==> flow/design.v <==
`timescale 1ns / 1ps
module RegisterBank(clk,writeEnabled,regAddress1,regAddress2,writeAddress,writeData,pc,dataOut1,dataOut2);
	input logic clk;
	input writeEnabled;  
	input logic [3:0] regAddress1;  
	input logic [3:0] regAddress2;  
	input logic [3:0] writeAddress;  
	input logic [31:0] writeData;  
	input logic [31:0] pc; 
	output logic [31:0] dataOut1;  
	output logic [31:0] dataOut2;  
	logic [31:0] regs [15:0];
	always_ff @(posedge clk) 
		begin
			for (int i = 0; i < 16; i++)
				if(writeEnabled && writeAddress == i) begin
					regs[i] <= writeData;  
				end
		end
	assign dataOut1 = (regAddress1 == 4'b1111) ? pc : regs[regAddress1];  
	assign dataOut2 = (regAddress2 == 4'b1111) ? pc : regs[regAddress2];  
endmodule
* From RTL to reports: RegisterBank
The steps from the RTL of RegisterBank to its reports follow in flow order. Lines are those of the file above, counted from 1. Operators carry their Yosys type and port widths (W data, S select, Z words). Library cell names are shortened. The mark -- stands for no value.
Design: top module RegisterBank, clock port clk, standard-cell library sky130hd, corner tt_025C_1v80

* After elaboration
Source: Yosys, flattened and elaborated. Widths are those after wreduce; folded enables and synchronous resets count as part of the registers. Registers that Yosys merges into a memory's read port (data or address) are not register bits. Print and check cells do not count. Equal cells are merged and count once.
Bit counts: bits in registers 480, bits in latches 0, bits in writable memories 0, bits in read-only memories 0, clocked read ports x word width 0, memories 0, input port bits 78, output and inout bits 64, cells after elaboration 81
Cells by class: add/subtract/negate cells 0, $mul 0, div/mod/pow operators 0, $lt $le $gt $ge 0, equality and inequality tests 44, shift-type cells 0, muxes and demuxes 4, bitwise logic cells 0, reduce/logical cells 18
Operators with widths (number):
- $pmux W32 S15 | 2
- $eq A4 B4 Y1 const B | 23
- $mux W32 | 2
- $eq A4 B3 Y1 const B | 12
- $eq A4 B2 Y1 const B | 6
- $logic_and A1 B1 Y1 | 15
- $eq A4 B1 Y1 const B | 3
- $logic_not A4 Y1 | 3

* Depth
Depth = most cells in a row (Yosys ltp): at word level without a register or memory, in the mapped netlist without a sequential cell, where the memories' decode and read muxes count.
Depth: word-level depth 3, ABC_AREA 0, depth in mapped cells 9, mapped depth without buffers 5

* Mapped cells and area
Source: synth_stat.txt of the flow (Yosys; design flattened, memories mapped). It holds for the ABC_AREA given above (unset counts as 0); a run with the other value may have another netlist. The area totals of this step are shown rounded.
Synthesis totals: mapped cells 1823, chip area (Yosys) 23200 sq um, sequential part of the area 14400 sq um, flip-flop cells 480, buffers 158
Cell types:
- edfxtp_1 | number 480, area in all 1.44E+04 sq um
- a22oi_1 | number 150, area in all 1126.08 sq um
- mux2i_1 | number 88, area in all 880.845 sq um
- o22ai_1 | number 115, area in all 719.44 sq um
- a21oi_1 | number 106, area in all 530.509 sq um
- a221oi_1 | number 56, area in all 490.47 sq um
- o21ai_0 | number 97, area in all 485.466 sq um
- nand2_1 | number 120, area in all 450.432 sq um
- buf_2 | number 77, area in all 385.37 sq um
- nor2_1 | number 72, area in all 270.259 sq um
- a22o_1 | number 30, area in all 262.752 sq um
- o221ai_1 | number 30, area in all 262.752 sq um
- buf_6 | number 20, area in all 225.216 sq um
- buf_4 | number 25, area in all 187.68 sq um
- o22a_1 | number 18, area in all 157.651 sq um
- mux2_2 | number 13, area in all 146.39 sq um
- nor3_1 | number 28, area in all 140.134 sq um
- nor2b_1 | number 21, area in all 131.376 sq um
Other cell types: 51; their cells: 277.

* Worst setup path after synthesis
Source: OpenSTA report_checks on the synthesized netlist (no wires, ideal clock, input and output delay 20% of the period each), path of least setup slack; recovery checks are left aside. Register names are those of the netlist, which keeps one name where synthesis merged equal registers.
Timing post-synthesis: path kind input to register, start point in writeAddress[3], end point reg regs[0][0], clock period 5000 ps, external input delay 1000 ps, library setup time 461 ps, time at the first pin 1000 ps, data arrival time 3720 ps, data required time 4539 ps, path slack 819 ps, path delay 3181 ps, stages 2, buffers on the path 0, period reached after synthesis 4181 ps
"path delay" = arrival - input delay + setup time. "stages": output pins that drive a net of the path, with the launching flip-flop's if there is one; two outputs of one cell count as two. "period reached after synthesis" = period - worst setup slack (recovery checks aside). The figure is calculated, with input and output delays left at 20% of the set period. Between the ends stands the longest chain of elaborated cells between them, by number of cells; it is not shown to be the way that was timed. Of several equally long chains one is given. Each line given opens the expression or statement behind the cell; cells for indexed reads and writes are added by Yosys, which also makes memories of some case tables.
On the way, post-synthesis: cells stage by stage or3b_2 -> nor3_1, length of the longest elaborated chain 2, elaborated cells between the ends (all ways) 2, RTL lines with such cells 1, classes of those cells reduce/logical: 2
Ends and longest elaborated chain, post-synthesis:
- start: declaration | line 7 | input logic [3:0] writeAddress;
- $logic_not A4 Y1 | line 16 | if(writeEnabled && writeAddress == i) begin
- $logic_and A1 B1 Y1 | line 16
- end: assignment | line 17 | regs[i] <= writeData;
- end: declaration | line 12 | logic [31:0] regs [15:0];

* Path in the finished layout
Path of least setup slack in the final report of run 1 (OpenROAD, finished layout, wires in). Where an end is a register, its clock arrival counts in the times. The path's times are printed in steps of 10 ps; the period is the one set.
Timing after layout: path kind input to output, start point in regAddress2[3], end point out dataOut2[30], clock period 4530 ps, external input delay 910 ps, external output delay 910 ps, time at the first pin 910 ps, data arrival time 3710 ps, data required time 3620 ps, path slack -80 ps, stages 9, buffers on the path 5
Between the ends stands the longest chain of elaborated cells between them, by number of cells; it is not shown to be the way that was timed. Of several equally long chains one is given.
On the way, after layout: cells stage by stage clkdlybuf4s50_1 -> buf_6 -> buf_8 -> clkbuf_4 -> nand2_1 -> a21oi_1 -> a211oi_1 -> a31oi_1 -> clkdlybuf4s50_1, length of the longest elaborated chain 3, elaborated cells between the ends (all ways) 18, RTL lines with such cells 1, classes of those cells eq/ne: 15; mux: 2; reduce/logical: 1
Ends and longest elaborated chain, after layout:
- start: declaration | line 6 | input logic [3:0] regAddress2;
- $eq A4 B4 Y1 | line 21 | assign dataOut2 = (regAddress2 == 4'b1111) ? pc : regs[regAddress2];
- $pmux W32 S15 | line 21
- $mux W32 | line 21
- end: declaration | line 11 | output logic [31:0] dataOut2;

Subject: RegisterBank on sky130hd, stored results

Hello all,

Record of 2 stored runs of the RTL-to-layout flow on RegisterBank, platform sky130hd. The runs are unordered. Constraints: input delay and output delay 20% of the set period each, output load 0.01 pF.
"clock period reached" means the clock period less the worst setup slack. The figure is calculated, with input and output delays left at 20% of the set period.
By "worst path time" is meant the share of the clock period that the worst setup path is allowed (20% is reserved at inputs, 20% at outputs), minus its slack. Clock arrival times at its registers enter into it.
"worst path time" is known to 10 ps.
Results are given in rounded form.

[run 1] flow files
==> flow/run.sh <==
#!/bin/bash
# the make line also repeats the synthesis and layout settings of config.mk as NAME=value (left out here)
make -C /OpenROAD-flow-scripts/flow DESIGN_CONFIG=/design/flow/config.mk WORK_HOME=/design/flow/orfs CLKGATE_MAP_FILE= finish
==> flow/config.mk <==
export PLATFORM = sky130hd
export DESIGN_NAME = RegisterBank
export DESIGN_NICKNAME = RegisterBank
export VERILOG_FILES = /design/flow/design.v
export SDC_FILE = /design/flow/constraint.sdc
export NUM_CORES = 4
export LEC_CHECK = 0
export CAP_MARGIN = 20
export CORE_MARGIN = 3
export CORE_UTILIZATION = 40
export CTS_CLUSTER_SIZE = 12
export GPL_TIMING_DRIVEN = 0
export SLEW_MARGIN = 20
export TNS_END_PERCENT = 85
==> flow/constraint.sdc <==
create_clock -name core_clock -period 4.53 [get_ports {clk}]
set_input_delay 0.9060 -clock core_clock [delete_from_list [all_inputs] [get_ports {clk}]]
set_output_delay 0.9060 -clock core_clock [all_outputs]
set_load 0.01 [all_outputs]

[run 1] result: utilization after layout 50.5 %; std-cell area (final layout) 28,700 sq um; setup total negative slack -266 ps; synthesized cell area 23,200 sq um; total die area 60,900 sq um; setup slack of the worst path -83 ps; worst path time 2,800 ps; class of the worst setup path input to output; clock period reached 4,613 ps

[run 2] flow files
==> flow/run.sh <==
#!/bin/bash
# the make line also repeats the synthesis and layout settings of config.mk as NAME=value (left out here)
make -C /OpenROAD-flow-scripts/flow DESIGN_CONFIG=/design/flow/config.mk WORK_HOME=/design/flow/orfs CLKGATE_MAP_FILE= finish
==> flow/config.mk <==
export PLATFORM = sky130hd
export DESIGN_NAME = RegisterBank
export DESIGN_NICKNAME = RegisterBank
export VERILOG_FILES = /design/flow/design.v
export SDC_FILE = /design/flow/constraint.sdc
export NUM_CORES = 4
export LEC_CHECK = 0
export CAP_MARGIN = 20
export CORE_MARGIN = 2
export CORE_UTILIZATION = 42
export CTS_CLUSTER_DIAMETER = 262
export CTS_CLUSTER_SIZE = 78
export SLEW_MARGIN = 20
==> flow/constraint.sdc <==
create_clock -name core_clock -period 5.0 [get_ports {clk}]
set_input_delay 1.0000 -clock core_clock [delete_from_list [all_inputs] [get_ports {clk}]]
set_output_delay 1.0000 -clock core_clock [all_outputs]
set_load 0.01 [all_outputs]

[run 2] result: utilization after layout 47.9 %; std-cell area (final layout) 26,300 sq um; setup total negative slack 0 ps; synthesized cell area 23,200 sq um; total die area 57,100 sq um; setup slack of the worst path 151 ps; worst path time 2,850 ps; class of the worst setup path input to output; clock period reached 4,849 ps

Thanks
